==> flow/design.v <==
`default_nettype none
module deserializer #(
    parameter ADDRW   = 24,
    parameter OPCODEW = 2
) (
    input  wire               clk,
    input  wire               rst_n,
    input  wire               spi_clk,
    input  wire               mosi,
    input  wire               cs_n,
    input  wire               aes_ready_in,
    input  wire               sha_ready_in,
    output reg                valid, 
    output reg  [OPCODEW-1:0] opcode,     
    output reg  [ADDRW-1:0]   key_addr,
    output reg  [ADDRW-1:0]   text_addr,
    output reg  [ADDRW-1:0]   dest_addr,
    output reg                valid_out
);
    localparam integer SHIFT_W = 1 + OPCODEW + (3 * ADDRW);
    localparam integer CW = $clog2(SHIFT_W + 1);
    localparam [CW-1:0] CNT_FULL = CW'(SHIFT_W) - 1;
    reg [1:0] r_clk;
    reg [1:0] r_cs_n;
    reg [1:0] r_mosi;    
    always @(posedge clk or negedge rst_n) begin
        if (!rst_n) begin        
            r_clk <= 2'b00;      
            r_cs_n <= 2'b11;     
            r_mosi <= 2'b00;
        end else begin
            r_clk <= {r_clk[0], spi_clk};
            r_cs_n <= {r_cs_n[0], cs_n};
            r_mosi <= {r_mosi[0], mosi};
        end
    end
    wire clk_posedge = (r_clk == 2'b01);   
    reg [CW-1:0] cnt;   
    reg [SHIFT_W-1:0] shift_reg;
    reg busy;   
    always @ (posedge clk or negedge rst_n) begin
        if (!rst_n) begin    
            cnt        <= {CW{1'b0}};
            shift_reg  <= {SHIFT_W{1'b0}};
            busy       <= 1'b0;
            valid      <= 1'b0;
            opcode     <= {OPCODEW{1'b0}};
            key_addr   <= {ADDRW{1'b0}};
            text_addr  <= {ADDRW{1'b0}};
            dest_addr  <= {ADDRW{1'b0}}; 
            valid_out  <= 1'b0;
        end else begin
            valid_out <= 1'b0;   
            if (~r_cs_n[1]) begin                      
                if (clk_posedge && !busy) begin
                    shift_reg <= {shift_reg[SHIFT_W-2:0], r_mosi[1]};
                    if (cnt == CNT_FULL) begin
                        busy <= 1'b1;                  
                        cnt  <= {CW{1'b0}};
                    end else begin
                        cnt <= cnt + 1'b1;             
                    end
                end
            end else begin
                if (!busy) begin
                    cnt       <= {CW{1'b0}};
                    shift_reg <= {SHIFT_W{1'b0}};
                end
            end
            if (shift_reg[3*ADDRW]) begin
                if (busy && sha_ready_in) begin
                    valid     <= shift_reg[SHIFT_W-1];
                    opcode    <= shift_reg[SHIFT_W-2 : 3*ADDRW];
                    key_addr  <= shift_reg[3*ADDRW-1 : 2*ADDRW]; 
                    text_addr <= shift_reg[2*ADDRW-1 : ADDRW];
                    dest_addr <= shift_reg[ADDRW-1 : 0];
                    valid_out <= 1'b1;   
                    busy      <= 1'b0;
                end
            end else begin
                if (busy && aes_ready_in) begin
                    valid     <= shift_reg[SHIFT_W-1];
                    opcode    <= shift_reg[SHIFT_W-2 : 3*ADDRW];
                    key_addr  <= shift_reg[3*ADDRW-1 : 2*ADDRW]; 
                    text_addr <= shift_reg[2*ADDRW-1 : ADDRW];
                    dest_addr <= shift_reg[ADDRW-1 : 0];
                    valid_out <= 1'b1;   
                    busy      <= 1'b0;
                end
            end
        end
    end
endmodule
module req_queue #(
    parameter ADDRW = 24,
    parameter OPCODEW = 2,
    parameter QDEPTH = 16
) (
    input wire clk,
    input wire rst_n,
    input wire valid_in,
    input wire ready_in_aes,
    input wire ready_in_sha,
    input wire [OPCODEW - 1:0] opcode,
    input wire [ADDRW - 1:0] key_addr,
    input wire [ADDRW - 1:0] text_addr,
    input wire [ADDRW - 1:0] dest_addr,
    output wire [3 * ADDRW + OPCODEW - 1:0] instr_aes,
    output wire valid_out_aes,
    output wire ready_out_aes,
    output wire [2 * ADDRW + OPCODEW - 1:0] instr_sha,
    output wire valid_out_sha,
    output wire ready_out_sha
);
    integer j, k;
    localparam integer SHA_INSTRW = 2 * ADDRW + OPCODEW;
    localparam integer AES_INSTRW = 3 * ADDRW + OPCODEW;
    localparam integer IDXW = (QDEPTH <= 1) ? 1 : $clog2(QDEPTH);
    localparam [IDXW - 1:0] LAST_IDX = IDXW'(QDEPTH - 1);
    reg [AES_INSTRW - 1:0] aesQueue [QDEPTH - 1:0];
    reg [IDXW - 1:0] aesReadIdx;
    reg [IDXW - 1:0] aesWriteIdx;
    reg aesFull;
    reg [SHA_INSTRW - 1:0] shaQueue [QDEPTH - 1:0];
    reg [IDXW - 1:0] shaReadIdx;
    reg [IDXW - 1:0] shaWriteIdx;
    reg shaFull;
    assign ready_out_aes = (aesReadIdx != aesWriteIdx || !aesFull) && rst_n;
    assign ready_out_sha = (shaReadIdx != shaWriteIdx || !shaFull) && rst_n;
    assign valid_out_aes = (aesReadIdx != aesWriteIdx || aesFull) && rst_n;
    assign valid_out_sha = (shaReadIdx != shaWriteIdx || shaFull) && rst_n;
    assign instr_aes = aesQueue[aesReadIdx];
    assign instr_sha = shaQueue[shaReadIdx];
    always @(posedge clk or negedge rst_n) begin 
        if (!rst_n) begin
            for (j = 0; j < QDEPTH; j = j + 1) aesQueue[j] <= {AES_INSTRW{1'b0}};
            aesReadIdx <= {IDXW{1'b0}};
            aesWriteIdx <= {IDXW{1'b0}};
            aesFull <= 0;
            for (k = 0; k < QDEPTH; k = k + 1) shaQueue[k] <= {SHA_INSTRW{1'b0}};
            shaReadIdx <= {IDXW{1'b0}};
            shaWriteIdx <= {IDXW{1'b0}};
            shaFull <= 0;
        end else begin
            if (valid_in) begin
                if (ready_out_aes) begin
                    if (opcode[0] == 0) begin
                        aesQueue[aesWriteIdx] <= {opcode, key_addr, text_addr, dest_addr};
                        if (aesWriteIdx == LAST_IDX) begin
                            if (aesReadIdx == {IDXW{1'b0}}) aesFull <= 1;
                            aesWriteIdx <= {IDXW{1'b0}};
                        end else begin
                            if (aesReadIdx == aesWriteIdx + 1) aesFull <= 1;
                            aesWriteIdx <= aesWriteIdx + 1;
                        end
                    end
                end
                if (ready_out_sha) begin
                    if (opcode[0] == 1) begin
                        shaQueue[shaWriteIdx] <= {opcode, text_addr, dest_addr};
                        if (shaWriteIdx == LAST_IDX) begin
                            if (shaReadIdx == {IDXW{1'b0}}) shaFull <= 1;
                            shaWriteIdx <= {IDXW{1'b0}};
                        end else begin
                            if (shaReadIdx == shaWriteIdx + 1) shaFull <= 1;
                            shaWriteIdx <= shaWriteIdx + 1;
                        end
                    end
                end
            end
            if (ready_in_aes && valid_out_aes) begin
                if (aesReadIdx == LAST_IDX) 
                    aesReadIdx <= {IDXW{1'b0}};
                else 
                    aesReadIdx <= aesReadIdx + 1;
                aesFull <= 0;
            end
            if (ready_in_sha && valid_out_sha) begin
                if (shaReadIdx == LAST_IDX) 
                    shaReadIdx <= {IDXW{1'b0}};
                else 
                    shaReadIdx <= shaReadIdx + 1;
                shaFull <= 0;
            end
        end
    end
endmodule
`default_nettype none
module aes_fsm #(
    parameter ADDRW = 24,
    parameter ACCEL_ID = 2'b10
)(
    input  wire              clk,
    input  wire              rst_n,
    input  wire              req_valid,
    input  wire [3*ADDRW+1:0] req_data,
    output reg               ready_req_out,      
    input wire               compq_ready_in,
    output reg [ADDRW-1:0]   compq_data_out,     
    output reg               valid_compq_out,    
    output reg               arb_req,
    input  wire              arb_grant,
    input  wire [2:0]        ack_in,
    output reg [ADDRW+7:0]   data_out
);
    localparam MEM_ID = 2'b00;
    localparam READY        = 4'b0000;
    localparam RDKEY        = 4'b0001;
    localparam WAIT_RDKEY   = 4'b0010;
    localparam RDTEXT       = 4'b0011;
    localparam WAIT_RDTXT   = 4'b0100;
    localparam HASHOP       = 4'b0101;
    localparam WAIT_HASHOP  = 4'b0110;
    localparam MEMWR        = 4'b0111;
    localparam WAIT_MEMWR   = 4'b1000;
    localparam COMPLETE     = 4'b1001;
    reg [3:0] state, next_state;
    reg [3*ADDRW+1:0] r_req_data;
    always @(posedge clk or negedge rst_n) begin
        if (!rst_n)
            state <= READY;
        else
            state <= next_state;
    end
    always @(*) begin
        next_state = state;
        case (state)
            READY: begin
                if (req_valid) next_state = RDKEY;
            end
            RDKEY: begin
                if (arb_grant) next_state = WAIT_RDKEY;
            end
            WAIT_RDKEY: begin
                if (ack_in == {1'b1, MEM_ID}) next_state = RDTEXT;
            end
            RDTEXT: begin
                if (arb_grant) next_state = WAIT_RDTXT;
            end
            WAIT_RDTXT: begin
                if (ack_in == {1'b1, MEM_ID}) next_state = HASHOP;
            end
            HASHOP: begin
                if (arb_grant) next_state = WAIT_HASHOP;
            end
            WAIT_HASHOP: begin
                if (ack_in == {1'b1, ACCEL_ID}) next_state = MEMWR;
            end
            MEMWR: begin
                if (arb_grant) next_state = WAIT_MEMWR;
            end
            WAIT_MEMWR: begin
                if (ack_in == {1'b1, MEM_ID}) next_state = COMPLETE;
            end
            COMPLETE: begin
                if (compq_ready_in) next_state = READY;
            end
            default: next_state = READY;
        endcase
    end
    always @(*) begin
        arb_req = 1'b0;
        ready_req_out = 1'b0;
        valid_compq_out = 1'b0;
        data_out = 'b0;
        compq_data_out = 'b0;
        case (state) 
            READY: begin
                ready_req_out = 1'b1;
            end
            RDKEY: begin
                arb_req = 1'b1;
                data_out = {r_req_data[3*ADDRW-1:2*ADDRW], 2'b00, ACCEL_ID, MEM_ID, 2'b00};
            end
            WAIT_RDKEY: begin
                data_out = {r_req_data[3*ADDRW-1:2*ADDRW], 2'b00, ACCEL_ID, MEM_ID, 2'b00};
            end
            RDTEXT: begin
                arb_req = 1'b1;
                data_out = {r_req_data[2*ADDRW-1:ADDRW], 2'b00, ACCEL_ID, MEM_ID, 2'b01};
            end
            WAIT_RDTXT: begin
                data_out = {r_req_data[2*ADDRW-1:ADDRW], 2'b00, ACCEL_ID, MEM_ID, 2'b01};
            end
            HASHOP: begin
                arb_req = 1'b1;
                data_out = {24'b0, r_req_data[3*ADDRW+1], 1'b0, ACCEL_ID, 4'b0011};
            end
            WAIT_HASHOP: begin
                data_out = {24'b0, r_req_data[3*ADDRW+1], 1'b0, ACCEL_ID, 4'b0011};
            end
            MEMWR: begin
                arb_req = 1'b1;
                data_out = {r_req_data[ADDRW-1:0], 2'b00, MEM_ID, ACCEL_ID, 2'b10};
            end
            WAIT_MEMWR: begin
                data_out = {r_req_data[ADDRW-1:0], 2'b00, MEM_ID, ACCEL_ID, 2'b10};
            end
            COMPLETE: begin
                compq_data_out = {r_req_data[ADDRW-1:0]};
                valid_compq_out = 1'b1;
            end
            default: begin
            end
        endcase
    end
    always @(posedge clk or negedge rst_n) begin
        if (!rst_n) begin
            r_req_data <= '0;
        end else if (req_valid && state == READY) begin
            r_req_data <= req_data;
        end
    end
endmodule
`default_nettype none
module sha_fsm #(
    parameter ADDRW = 24,
    parameter ACCEL_ID = 2'b01
)(
    input  wire              clk,
    input  wire              rst_n,
    input  wire              req_valid,
    input  wire [2*ADDRW+1:0] req_data,
    output reg               ready_req_out,      
    input wire               compq_ready_in,
    output reg [ADDRW-1:0]   compq_data_out,     
    output reg               valid_compq_out,    
    output reg               arb_req,
    input  wire              arb_grant,
    input  wire [2:0]        ack_in,
    output reg [ADDRW+7:0]   data_out
);
    localparam MEM_ID = 2'b00;
    localparam READY        = 4'b0000;
    localparam RDTEXT       = 4'b0001;
    localparam WAIT_RDTXT   = 4'b0010;
    localparam HASHOP       = 4'b0011;
    localparam WAIT_HASHOP  = 4'b0100;
    localparam MEMWR        = 4'b0101;
    localparam WAIT_MEMWR   = 4'b0110;
    localparam COMPLETE     = 4'b0111;
    reg [3:0] state, next_state;
    reg [2*ADDRW+1:0] r_req_data;
    always @(posedge clk or negedge rst_n) begin
        if (!rst_n)
            state <= READY;
        else
            state <= next_state;
    end
    always @(*) begin
        next_state = state;
        case (state)
            READY: begin
                if (req_valid) next_state = RDTEXT;
            end
            RDTEXT: begin
                if (arb_grant) next_state = WAIT_RDTXT;
            end
            WAIT_RDTXT: begin
                if (ack_in == {1'b1, MEM_ID}) next_state = HASHOP;
            end
            HASHOP: begin
                if (arb_grant) next_state = WAIT_HASHOP;
            end
            WAIT_HASHOP: begin
                if (ack_in == {1'b1, ACCEL_ID}) next_state = MEMWR;
            end
            MEMWR: begin
                if (arb_grant) next_state = WAIT_MEMWR;
            end
            WAIT_MEMWR: begin
                if (ack_in == {1'b1, MEM_ID}) next_state = COMPLETE;
            end
            COMPLETE: begin
                if (compq_ready_in) next_state = READY;
            end
            default: next_state = READY;
        endcase
    end
    always @(*) begin
        arb_req = 1'b0;
        ready_req_out = 1'b0;
        valid_compq_out = 1'b0;
        data_out = 'b0;
        compq_data_out = 'b0;
        case (state) 
            READY: begin
                ready_req_out = 1'b1;
            end
            RDTEXT: begin
                arb_req = 1'b1;
                data_out = {r_req_data[2*ADDRW-1:ADDRW], 2'b00, ACCEL_ID, MEM_ID, 2'b01};
            end
            WAIT_RDTXT: begin
                data_out = {r_req_data[2*ADDRW-1:ADDRW], 2'b00, ACCEL_ID, MEM_ID, 2'b01};
            end
            HASHOP: begin
                arb_req = 1'b1;
                data_out = {24'b0, r_req_data[2*ADDRW+1], 1'b0, ACCEL_ID, 4'b0011};
            end
            WAIT_HASHOP: begin
                data_out = {24'b0, r_req_data[2*ADDRW+1], 1'b0, ACCEL_ID, 4'b0011};
            end
            MEMWR: begin
                arb_req = 1'b1;
                data_out = {r_req_data[ADDRW-1:0], 2'b00, MEM_ID, ACCEL_ID, 2'b10};
            end
            WAIT_MEMWR: begin
                data_out = {r_req_data[ADDRW-1:0], 2'b00, MEM_ID, ACCEL_ID, 2'b10};
            end
            COMPLETE: begin
                compq_data_out = {r_req_data[ADDRW-1:0]};
                valid_compq_out = 1'b1;
            end
            default: begin
            end
        endcase
    end
    always @(posedge clk or negedge rst_n) begin
        if (!rst_n) begin
            r_req_data <= '0;
        end else if (req_valid && state == READY) begin
            r_req_data <= req_data;
        end
    end
endmodule
`default_nettype none
module bus_arbiter #(
    parameter ADDRW = 24
    ) (
    input wire clk,
    input wire rst_n,
    input wire sha_req,
    input wire aes_req,
    input wire [ADDRW+7:0] sha_data_in,
    input wire [ADDRW+7:0] aes_data_in,
    input wire bus_ready,
    output reg [7:0] data_out,
    output reg valid_out, 
    output wire aes_grant,
    output wire sha_grant,
    output wire [1:0] curr_mode_top,
    output wire [1:0] counter_top
);
localparam AES = 2'b01;
localparam SHA = 2'b10;
reg last_serviced;  
reg [1:0] curr_mode;  
reg [1:0] counter;
assign curr_mode_top = curr_mode;
assign counter_top = counter;
always @(*) begin
    if (counter == 2'b00) begin
        if (curr_mode == AES) begin
            data_out = aes_data_in[7:0];
            valid_out = 1'b1;
        end else if (curr_mode == SHA) begin
            data_out = sha_data_in[7:0];
            valid_out = 1'b1;
        end else begin
            data_out = 8'b0;  
            valid_out = 1'b0;
        end
    end else if (counter == 2'b01) begin
        if (curr_mode == AES) begin
            data_out = aes_data_in[15:8];
            valid_out = 1'b1;
        end else if (curr_mode == SHA) begin
            data_out = sha_data_in[15:8];
            valid_out = 1'b1;
        end else begin
            data_out = 8'b0;  
            valid_out = 1'b0;
        end
    end else if (counter == 2'b10) begin
        if (curr_mode == AES) begin
            data_out = aes_data_in[23:16];
            valid_out = 1'b1;
        end else if (curr_mode == SHA) begin
            data_out = sha_data_in[23:16];
            valid_out = 1'b1;
        end else begin
            data_out = 8'b0;  
            valid_out = 1'b0;
        end
    end else begin
        if (curr_mode == AES) begin
            data_out = aes_data_in[31:24];
            valid_out = 1'b1;
        end else if (curr_mode == SHA) begin
            data_out = sha_data_in[31:24];
            valid_out = 1'b1;
        end else begin
            data_out = 8'b0;  
            valid_out = 1'b0;
        end
    end
end
always @(posedge clk or negedge rst_n) begin
    if (!rst_n) begin
        last_serviced <= 1'b0;
        curr_mode <= 2'b00;
        counter <= 2'b00;
    end else begin
        if (curr_mode != 2'b00) begin
            if (bus_ready) counter <= counter + 1;
        end else begin
            if (sha_req && aes_req) begin 
                curr_mode <= last_serviced ? 2'b10 : 2'b01;
            end else if (aes_req) begin 
                curr_mode <= 2'b01;
            end else if (sha_req) begin
                curr_mode <= 2'b10;
            end else begin
                curr_mode <= 2'b00;
                counter <= 2'b00;
            end
        end
        if (counter == 2'b11 && bus_ready) begin
            if (curr_mode == AES) curr_mode <= (sha_req) ? SHA : 2'b00;
            else if (curr_mode == SHA) curr_mode <= (aes_req) ? AES : 2'b00;
        end
        if (curr_mode == AES) last_serviced <= 1'b1;
        else if (curr_mode == SHA) last_serviced <= 1'b0;
    end
end
assign aes_grant = (curr_mode == AES);
assign sha_grant = (curr_mode == SHA);
endmodule
module comp_queue #(
    parameter ADDRW  = 24,
    parameter QDEPTH = 32
)(
    input  wire clk,
    input  wire rst_n,
    input  wire                 valid_in_aes,
    input  wire                 valid_in_sha,
    input  wire [ADDRW-1:0]     dest_addr_aes,
    input  wire [ADDRW-1:0]     dest_addr_sha,
    output reg                  ready_out_aes,
    output reg                  ready_out_sha,
    output reg [ADDRW-1:0]      data_out,
    output reg                  valid_out,
    input  wire                 ready_in
);
    reg [ADDRW-1:0] mem [0:QDEPTH-1];
    localparam integer IDXW = (QDEPTH <= 1) ? 1 : $clog2(QDEPTH);
    localparam integer COUNTW = (QDEPTH <= 1) ? 1 : $clog2(QDEPTH + 1);
    localparam [IDXW-1:0] LAST_IDX = IDXW'(QDEPTH - 1);
    localparam [COUNTW-1:0] COUNT_MAX = QDEPTH;
    function [IDXW-1:0] increment_ptr;
        input [IDXW-1:0] val;
        increment_ptr = (val == LAST_IDX) ? {IDXW{1'b0}} : val + 1'b1;
    endfunction
    reg [IDXW-1:0] head, tail;
    reg [COUNTW-1:0] count;
    wire full  = (count == COUNT_MAX);
    wire empty = (count == {COUNTW{1'b0}});  
    reg rr_select;
    wire both_valid = valid_in_aes && valid_in_sha;
    wire aes_sel = (both_valid && !rr_select) || (valid_in_aes && !valid_in_sha);
    wire sha_sel = (both_valid && rr_select)  || (valid_in_sha && !valid_in_aes);
    wire enq_valid = (aes_sel && valid_in_aes) || (sha_sel && valid_in_sha);
    wire [ADDRW-1:0] enq_data =
        aes_sel ? dest_addr_aes :
        sha_sel ? dest_addr_sha :
        {ADDRW{1'b0}};
    wire enq_ready = !full;
    always @(*) begin
        ready_out_aes = !full && aes_sel;
        ready_out_sha = !full && sha_sel;
    end
    wire do_enq = enq_valid && enq_ready;
    wire do_deq = valid_out && ready_in;
    always @(posedge clk or negedge rst_n) begin
        if (!rst_n) begin
            head <= {IDXW{1'b0}};
            tail <= {IDXW{1'b0}};
            count <= {COUNTW{1'b0}};
            rr_select <= 0;
            valid_out <= 0;
            data_out <= 0;
        end else begin
            if (do_enq) begin
                mem[tail] <= enq_data;
                tail <= increment_ptr(tail);
            end
            if (both_valid)
                rr_select <= ~rr_select;
            if (!empty && !valid_out) begin
                data_out <= mem[head];
                valid_out <= 1;
            end
            if (do_deq) begin
                head <= increment_ptr(head);
                valid_out <= 0;
            end
            if (do_enq && do_deq)
                count <= count;
            else if (do_enq)
                count <= count + 1;
            else if (do_deq)
                count <= count - 1;
        end
    end
endmodule
module serializer #(
    parameter ADDRW = 24
) (
    input wire clk,
    input wire rst_n,       
    input wire n_cs,         
    input wire spi_clk,
    input wire valid_in,
    input wire [ADDRW-1:0]      addr,
    output reg  miso,
    output wire ready_out,
    output reg  err           
);
    localparam integer SHIFT_W  = ADDRW + 1;  
    localparam integer CW = (SHIFT_W <= 1) ? 1 : $clog2(SHIFT_W + 1);
    localparam [CW-1:0] CNT_INIT = CW'(SHIFT_W - 1);
    reg [CW-1:0] cnt;                                
    reg [SHIFT_W-1:0] PISOreg;                       
    reg [1:0] clkstat;                               
    wire negedgeSPI = (clkstat == 2'b10);            
    reg [1:0] sync_n_cs;                        
    reg [1:0] hist;                             
    reg valid_ncs;                              
    reg idle;                                   
    assign ready_out = idle && ~valid_ncs && negedgeSPI;
    always @(posedge clk or negedge rst_n) begin 
        if (!rst_n) begin
            clkstat <=0;
        end else begin
            clkstat <= {clkstat[0], spi_clk};
        end
    end
    always @(posedge clk or negedge rst_n) begin
        if (!rst_n) begin
            sync_n_cs <= 2'b11;                      
        end else begin
            sync_n_cs <= {sync_n_cs[0], n_cs};       
        end
    end
    always@(posedge clk or negedge rst_n) begin 
        if (!rst_n) begin  
            hist            <= 2'b11;
            valid_ncs       <= 1'b1;                       
        end else begin
            if (negedgeSPI) begin
                hist <= {hist[0], sync_n_cs[1]};           
                if (hist[1] == hist[0]) begin
                    valid_ncs <= hist[1]; 
                end
            end
        end
    end
    always @(posedge clk or negedge rst_n) begin
        if (!rst_n) begin 
            idle        <= 1;
            cnt         <= CNT_INIT;
            PISOreg     <= 0;
            miso        <= 1'b0;
            err         <= 1'b0;
        end
        else if (~valid_ncs) begin
            if (valid_in && idle && negedgeSPI) begin
                PISOreg     <= {1'b1 , addr};
                idle        <= 0;
                cnt         <= CNT_INIT;
                miso        <= 1'b1;
            end else if (negedgeSPI && !idle) begin
                miso        <= PISOreg[SHIFT_W-1];
                PISOreg     <= {PISOreg[SHIFT_W-2:0], 1'b0};
                if (cnt != 1) begin
                    cnt <= cnt - 1;
                end else begin 
                    idle <= 1;
                end
            end
        end else if (valid_ncs && !idle) begin  
            err         <= 1'b1;
            idle        <= 1;
            cnt         <= CNT_INIT;
            PISOreg     <= 0;
            miso        <= 1'b0;
        end else begin
            err <= 1'b0;
        end
    end
endmodule
`default_nettype none
module tt_um_control_top #(
  parameter ADDRW = 24,
  parameter OPCODEW = 2,
  parameter REQ_QDEPTH = 4,
  parameter COMP_QDEPTH = 4
  ) (
    input  wire       ena,       
    input  wire       clk,       
    input  wire       rst_n,     
    input  wire [7:0] ui_in, 
    output wire [7:0] uo_out, 
    input  wire [7:0] uio_in,     
    output wire [7:0] uio_out, 
    output wire [7:0] uio_oe      
);
  wire [7:0] in_bus = ui_in | uio_in;
  wire mosi = in_bus[0];
  wire spi_clk = in_bus[1];
  wire cs_n = in_bus[2];
  wire bus_ready = in_bus[3];
  wire [2:0] ack_in = in_bus[6:4];   
  wire miso;
  wire [7:0] data_bus_out;
  wire data_bus_valid;
  wire [7:0] out_bus;
  assign out_bus[0] = miso;
  assign out_bus[6:1] = data_bus_out[6:1];
  assign out_bus[7] = data_bus_valid;
  assign uio_out = out_bus;
  assign uo_out = out_bus;
  assign uio_oe = 8'b0 & {8{&{1'b0, ena, in_bus[7], data_bus_out[7], data_bus_out[0], 
                              valid, serializer_err, curr_mode_top, counter_top}}};
  localparam AES_INSTRW = 3*ADDRW + OPCODEW;
  localparam SHA_INSTRW = 2*ADDRW + OPCODEW;
  wire valid;
  wire [OPCODEW-1:0] opcode;
  wire [ADDRW-1:0] key_addr;
  wire [ADDRW-1:0] text_addr;
  wire [ADDRW-1:0] dest_addr;
  wire req_q_valid;
  deserializer #(.ADDRW(ADDRW), .OPCODEW(OPCODEW)) 
  deserializer_inst(.clk(clk), .rst_n(rst_n), .spi_clk(spi_clk), .mosi(mosi), .cs_n(cs_n), 
                    .aes_ready_in(aes_queue_ready), .sha_ready_in(sha_queue_ready), 
                    .valid(valid), .opcode(opcode), .key_addr(key_addr), .text_addr(text_addr), 
                    .dest_addr(dest_addr), .valid_out(req_q_valid));
  wire aes_fsm_ready, sha_fsm_ready;
  wire [AES_INSTRW-1:0] instr_aes;
  wire [SHA_INSTRW-1:0] instr_sha;
  wire valid_out_aes, valid_out_sha;
  wire aes_queue_ready, sha_queue_ready;
  req_queue #(.ADDRW(ADDRW), .OPCODEW(OPCODEW), .QDEPTH(REQ_QDEPTH)) 
  req_queue_inst(.clk(clk), .rst_n(rst_n), .valid_in(req_q_valid), .ready_in_aes(aes_fsm_ready), 
                 .ready_in_sha(sha_fsm_ready), .opcode(opcode), .key_addr(key_addr), .text_addr(text_addr), 
                 .dest_addr(dest_addr), .instr_aes(instr_aes), .valid_out_aes(valid_out_aes), 
                 .ready_out_aes(aes_queue_ready), .instr_sha(instr_sha), .valid_out_sha(valid_out_sha), 
                 .ready_out_sha(sha_queue_ready));
  wire compq_ready_aes, compq_ready_sha;
  wire [ADDRW-1:0] compq_aes_data, compq_sha_data;
  wire compq_aes_valid, compq_sha_valid;
  aes_fsm #(.ADDRW(ADDRW)) aes_fsm_inst (.clk(clk), .rst_n(rst_n), .req_valid(valid_out_aes), 
                                         .req_data(instr_aes), .ready_req_out(aes_fsm_ready), 
                                         .compq_ready_in(compq_ready_aes), .compq_data_out(compq_aes_data), 
                                         .valid_compq_out(compq_aes_valid), .arb_req(aes_arb_req), 
                                         .arb_grant(aes_arb_grant), .ack_in(ack_in), .data_out(aes_fsm_data));
  sha_fsm #(.ADDRW(ADDRW)) sha_fsm_inst (.clk(clk), .rst_n(rst_n), .req_valid(valid_out_sha), .req_data(instr_sha), 
                                         .ready_req_out(sha_fsm_ready), .compq_ready_in(compq_ready_sha), 
                                         .compq_data_out(compq_sha_data), .valid_compq_out(compq_sha_valid), 
                                         .arb_req(sha_arb_req), .arb_grant(sha_arb_grant), .ack_in(ack_in), 
                                         .data_out(sha_fsm_data));
  wire aes_arb_req, sha_arb_req;
  wire [ADDRW+7:0] aes_fsm_data, sha_fsm_data;
  wire aes_arb_grant, sha_arb_grant;
  wire [1:0] curr_mode_top;
  wire [1:0] counter_top;
  bus_arbiter #(.ADDRW(ADDRW)) 
  bus_arbiter_inst (.clk(clk), .rst_n(rst_n), .sha_req(sha_arb_req), .aes_req(aes_arb_req), .sha_data_in(sha_fsm_data), 
                    .aes_data_in(aes_fsm_data), .bus_ready(bus_ready), .data_out(data_bus_out), .valid_out(data_bus_valid), 
                    .aes_grant(aes_arb_grant), .sha_grant(sha_arb_grant), .curr_mode_top(curr_mode_top), .counter_top(counter_top));
  wire [ADDRW-1:0] compq_data;
  wire compq_valid_out;
  wire compq_ready_in;
  comp_queue #(.ADDRW(ADDRW), .QDEPTH(COMP_QDEPTH)) 
  comp_queue_inst (.clk(clk), .rst_n(rst_n), .valid_in_aes(compq_aes_valid), .valid_in_sha(compq_sha_valid), 
                   .dest_addr_aes(compq_aes_data), .dest_addr_sha(compq_sha_data), .ready_out_aes(compq_ready_aes), 
                   .ready_out_sha(compq_ready_sha), .data_out(compq_data), .valid_out(compq_valid_out), .ready_in(compq_ready_in));
  wire serializer_err;
  serializer #(.ADDRW(ADDRW)) 
  serializer_inst(.clk(clk), .rst_n(rst_n), .n_cs(cs_n), .spi_clk(spi_clk), .valid_in(compq_valid_out), .addr(compq_data), 
                  .miso(miso), .ready_out(compq_ready_in), .err(serializer_err));
endmodule
### From RTL to reports: tt_um_control_top

What the tools print for tt_um_control_top, step after step.
Line numbers count from 1 in the design file above.
Cell names lack the library's common part.
The mark - stands for no value.

| set-up | value |
|---|---|
| top module | tt_um_control_top |
| clock input | clk |
| cell library | sky130hd |
| corner | tt_025C_1v80 |

### Word-level counts

Source: Yosys, flattened and elaborated. Widths are those after wreduce. Registers that Yosys merges into a memory's read port (data or address) are not register bits. Print and check cells do not count. Equal cells are merged and count once.

| word-level totals | value |
|---|---|
| register bits | 970 |
| input bits | 19 |
| output and inout bits | 24 |
| cells after elaboration | 389 |

| cells by class | value |
|---|---|
| mux-type cells | 133 |
| equal/unequal tests | 81 |
| reductions and logical operators | 109 |
| add/sub/neg operators | 11 |
| bitwise logic cells | 5 |

Operator list:

| cell | number |
|---|---|
| 24-bit two-way mux | 13 |
| 74-bit case mux with 4-bit select | 1 |
| 74-bit two-way mux | 3 |
| 50-bit case mux with 4-bit select | 1 |
| 31-bit case mux with 4-bit select | 1 |
| 7-bit two-way mux | 15 |
| 25-bit two-way mux | 4 |
| 24-bit case mux with 4-bit select | 1 |
| 31-bit case mux with 3-bit select | 1 |
| 4-bit two-way mux | 17 |
| 2-bit by 32-bit equality test with 1-bit output | 2 |
| 1-bit two-way mux | 45 |
| 2-bit two-way mux | 22 |
| 4-bit case mux with 10-bit select | 1 |
| 2-bit by 1-bit != test with 1-bit output with constant B | 18 |
| 4-bit AND reduction | 9 |
| 1-bit logical AND | 32 |
| 2-bit equality test with constant B | 16 |
| 4-bit by 3-bit equality test with 1-bit output with constant B | 8 |
| 4-bit case mux with 8-bit select | 1 |
| 5-bit two-way mux | 5 |
| 3-bit AND reduction | 8 |
| 2-bit nonzero test | 11 |
| 2-bit by 1-bit equality test with 1-bit output with constant B | 9 |
| 2-bit != test with constant B | 8 |
| 4-bit by 2-bit equality test with 1-bit output with constant B | 4 |
| 2-bit logical NOT | 7 |
| 2-bit OR reduction | 7 |

Not listed: further kinds 29, cells in them 69.

### Longest topological paths

Yosys ltp: most cells in a row. Word level: on the elaborated netlist, between registers, memories and ports. Mapped: between sequential cells and ports; inverters and the memories' decode and read muxes count.

| logic depth | value |
|---|---|
| depth in word-level cells | 11 |
| ABC_AREA | 0 |
| gate-level depth with buffers | 9 |
| depth with buffers taken out | 7 |

### Netlist

Yosys stat after the flow's synthesis: flattened, memories mapped to cells. It holds for the ABC_AREA given above (unset counts as 0); a run with the other value may have another netlist.

Cells by type:

| type | number | area in all (um^2) |
|---|---|---|
| dfrtp_1 | 750 | 18768 |
| mux2_2 | 293 | 3.3E+03 |
| edfxtp_1 | 96 | 2.88E+03 |
| mux2_1 | 184 | 2.07E+03 |
| a222oi_1 | 139 | 1.39E+03 |
| o21ai_0 | 180 | 900.864 |
| nand2_1 | 236 | 885.85 |
| a22o_1 | 84 | 735.706 |
| a21oi_1 | 144 | 720.691 |
| nor2_1 | 155 | 581.808 |
| clkbuf_1 | 134 | 502.982 |
| ha_1 | 35 | 437.92 |
| buf_4 | 46 | 345.331 |
| dfstp_2 | 10 | 262.752 |
| mux2i_1 | 25 | 250.24 |
| buf_6 | 16 | 180.173 |
| nand3_1 | 31 | 155.149 |
| inv_1 | 39 | 146.39 |

Other cell types: 45; their cells: 187.

| synthesis totals | value |
|---|---|
| sequential part of the area | 21913.5 um^2 |
| cell count | 2784 |
| buffer cells | 222 |
| flip-flops | 856 |
| synthesis area | 35853.1 um^2 |

By module: a second synthesis without flattening, with its own total; a netlist apart from the flattened one above.

| second synthesis, totals | value |
|---|---|
| cell total of the unflattened synthesis | 3173 |
| area total of the unflattened synthesis | 43994.7 um^2 |

Each row is one instance without its submodules.

By module:

| module | cells | sequential area (um^2) | area (um^2) | times used |
|---|---|---|---|---|
| req_queue | 1551 | 12562.0 | 22880.7 | 1 |
| deserializer | 387 | 4131.5 | 6198.4 | 1 |
| comp_queue | 406 | 3708.6 | 5232.5 | 1 |
| aes_fsm (ADDRW=24) | 334 | 2078.2 | 4106.4 | 1 |
| sha_fsm (ADDRW=24) | 197 | 1427.6 | 2622.5 | 1 |
| serializer (ADDRW=24) | 151 | 1011.0 | 1750.4 | 1 |
| bus_arbiter (ADDRW=24) | 121 | 125.1 | 1021.0 | 1 |
| tt_um_control_top | 26 | 0.0 | 182.7 | 1 |

### Path before layout

OpenSTA on the mapped netlist: ideal clock, no wires. The path of least setup slack (recovery checks aside). Input and output delay are each 20% of the period. Register names are those of the netlist, which keeps one name where synthesis merged equal registers.

| timing path after synthesis | value |
|---|---|
| path kind | reg-to-output |
| start | register bus_arbiter_inst.counter[0] |
| end | output port uo_out[2] |
| delay of the path | 1.938 ns |
| output delay | 2.000 ns |
| time at the first pin | 0.000 ns |
| period | 10.0 ns |
| path buffers | 2 |
| setup slack | 6.062 ns |
| arrival | 1.938 ns |
| stages | 9 |
| period reached after synthesis | 3.938 ns |

"delay of the path" is the arrival time less input delay plus setup time.
At an output port there is no setup time.
"stages" counts driving pins, that of a launching flip-flop among them; a cell with two outputs on the path counts twice.
"period reached after synthesis" = period - worst setup slack (recovery checks aside). The figure is calculated, with input and output delays left at 20% of the set period.
Between the ends stands the longest chain of elaborated cells between them, by number of cells; it is not shown to be the way that was timed. Of several equally long chains one is given.
A line is the first line of the expression or statement that the cell stems from. Yosys adds cells for indexed reads and writes and turns some case tables into memories.
A register here has more assigning lines than the two given.

| on the way, after synthesis | value |
|---|---|
| cell sequence | dfrtp_1 -> inv_1 -> ha_1 -> clkbuf_1 -> or3_1 -> o22a_1 -> o211ai_1 -> o2bb2ai_1 -> buf_4 |
| length of the longest elaborated chain | 4 |
| elaborated cells on any way between the ends | 6 |
| RTL lines with such cells | 3 |

RTL lines, path after synthesis:

| element | line | RTL |
|---|---|---|
| start, declared | 449 | `reg [1:0] counter;` |
| start, assigned | 503 | `counter <= 2'b00;` |
| start, assigned | 506 | `if (bus_ready) counter <= counter + 1;` |
| 2-bit equality test | 475 | `end else if (counter == 2'b10) begin` |
| 7-bit two-way mux | 475 |  |
| 7-bit two-way mux | 464 | `end else if (counter == 2'b01) begin` |
| 7-bit two-way mux | 453 | `if (counter == 2'b00) begin` |
| end, declared | 704 | `output wire [7:0] uo_out,` |

### Timing after layout

From the final timing report of flow run 1: the path of least setup slack in the routed layout; clock arrival at registers is part of the times.

| timing path post-layout | value |
|---|---|
| path kind | reg-to-output |
| start | register bus_arbiter_inst.curr_mode[1] |
| end | output port uo_out[1] |
| period | 10.0 ns |
| output delay | 2.00 ns |
| setup slack | 4.21 ns |
| stages | 9 |
| arrival | 3.79 ns |
| time at the first pin | 0.64 ns |
| path buffers | 1 |

A register here has more assigning lines than the two given.

| on the way, post-layout | value |
|---|---|
| cell sequence | dfrtp_1 -> inv_1 -> ha_1 -> inv_1 -> a21o_1 -> o211ai_1 -> o211ai_1 -> o2bb2ai_1 -> clkdlybuf4s50_1 |
| elaborated cells on any way between the ends | 13 |

RTL lines, path post-layout:

| element | line | RTL |
|---|---|---|
| start, declared | 448 | `reg [1:0] curr_mode;` |
| start, assigned | 509 | `curr_mode <= last_serviced ? 2'b10 : 2'b01;` |
| start, assigned | 520 | `if (curr_mode == AES) curr_mode <= (sha_req) ? SHA : 2'b00;` |
| end, declared | 704 | `output wire [7:0] uo_out,` |

Chain of elaborated cells between the ends: none given.

Module tt_um_control_top, platform sky130hd: 3 stored runs of the flow (Yosys, OpenROAD) with differing settings, in no particular order. Input and output delays are each 20% of the period that was set; the output load is 0.01 pF.
"period achieved" is the run's clock period less its worst setup slack. It is reckoned from that one timing run; input and output delays stay at 20% of the period that was set.
By "time on the worst setup path" is meant the share of the clock period that the worst setup path is allowed (20% is reserved at inputs, 20% at outputs), minus its slack. Clock arrival times at its registers enter into it.
By "overall power" is meant OpenSTA's value without simulated activity: inputs other than the clock are taken to toggle once in ten clock periods, and the tool carries that through the logic.
Settings: . = not set for that run.

| run name | period_ns | CAP_MARGIN | CORE_MARGIN | CORE_UTILIZATION | SLEW_MARGIN | CELL_PAD_IN_SITES_DETAIL_PLACEMENT | CTS_CLUSTER_SIZE | HOLD_SLACK_MARGIN | TNS_END_PERCENT | worst hold slack in the final report (ns) | mapped cell area after synthesis (um^2) | post-route setup TNS (ns) | overall power (mW) | area of the die (um^2) | lowest setup slack (ns) | period achieved (ns) | standard-cell area after routing (um^2) | time on the worst setup path (ns) | kind of the worst setup path |
|---|---|---|---|---|---|---|---|---|---|---|---|---|---|---|---|---|---|---|---|
| flow run 1 | 10.0 | 20 | 2 | 40 | 20 | . | . | . | . | 0.347 | 35853.1 | 0.000 | 9.018 | 92042.5 | 4.206 | 5.794 | 39750.6 | 3.79 | reg-to-output |
| flow run 2 | 5.86 | 20 | 2 | 37 | 20 | . | . | . | . | 0.345 | 35853.1 | 0.000 | 15.789 | 99407.8 | 0.769 | 5.091 | 40207.3 | 3.92 | reg-to-output |
| flow run 3 | 10.0 | 20 | 2 | 40 | 20 | 1 | 98 | 0.19 | 15 | 0.347 | 35853.1 | 0.000 | 9.114 | 92042.5 | 4.208 | 5.792 | 39825.7 | 3.79 | reg-to-output |
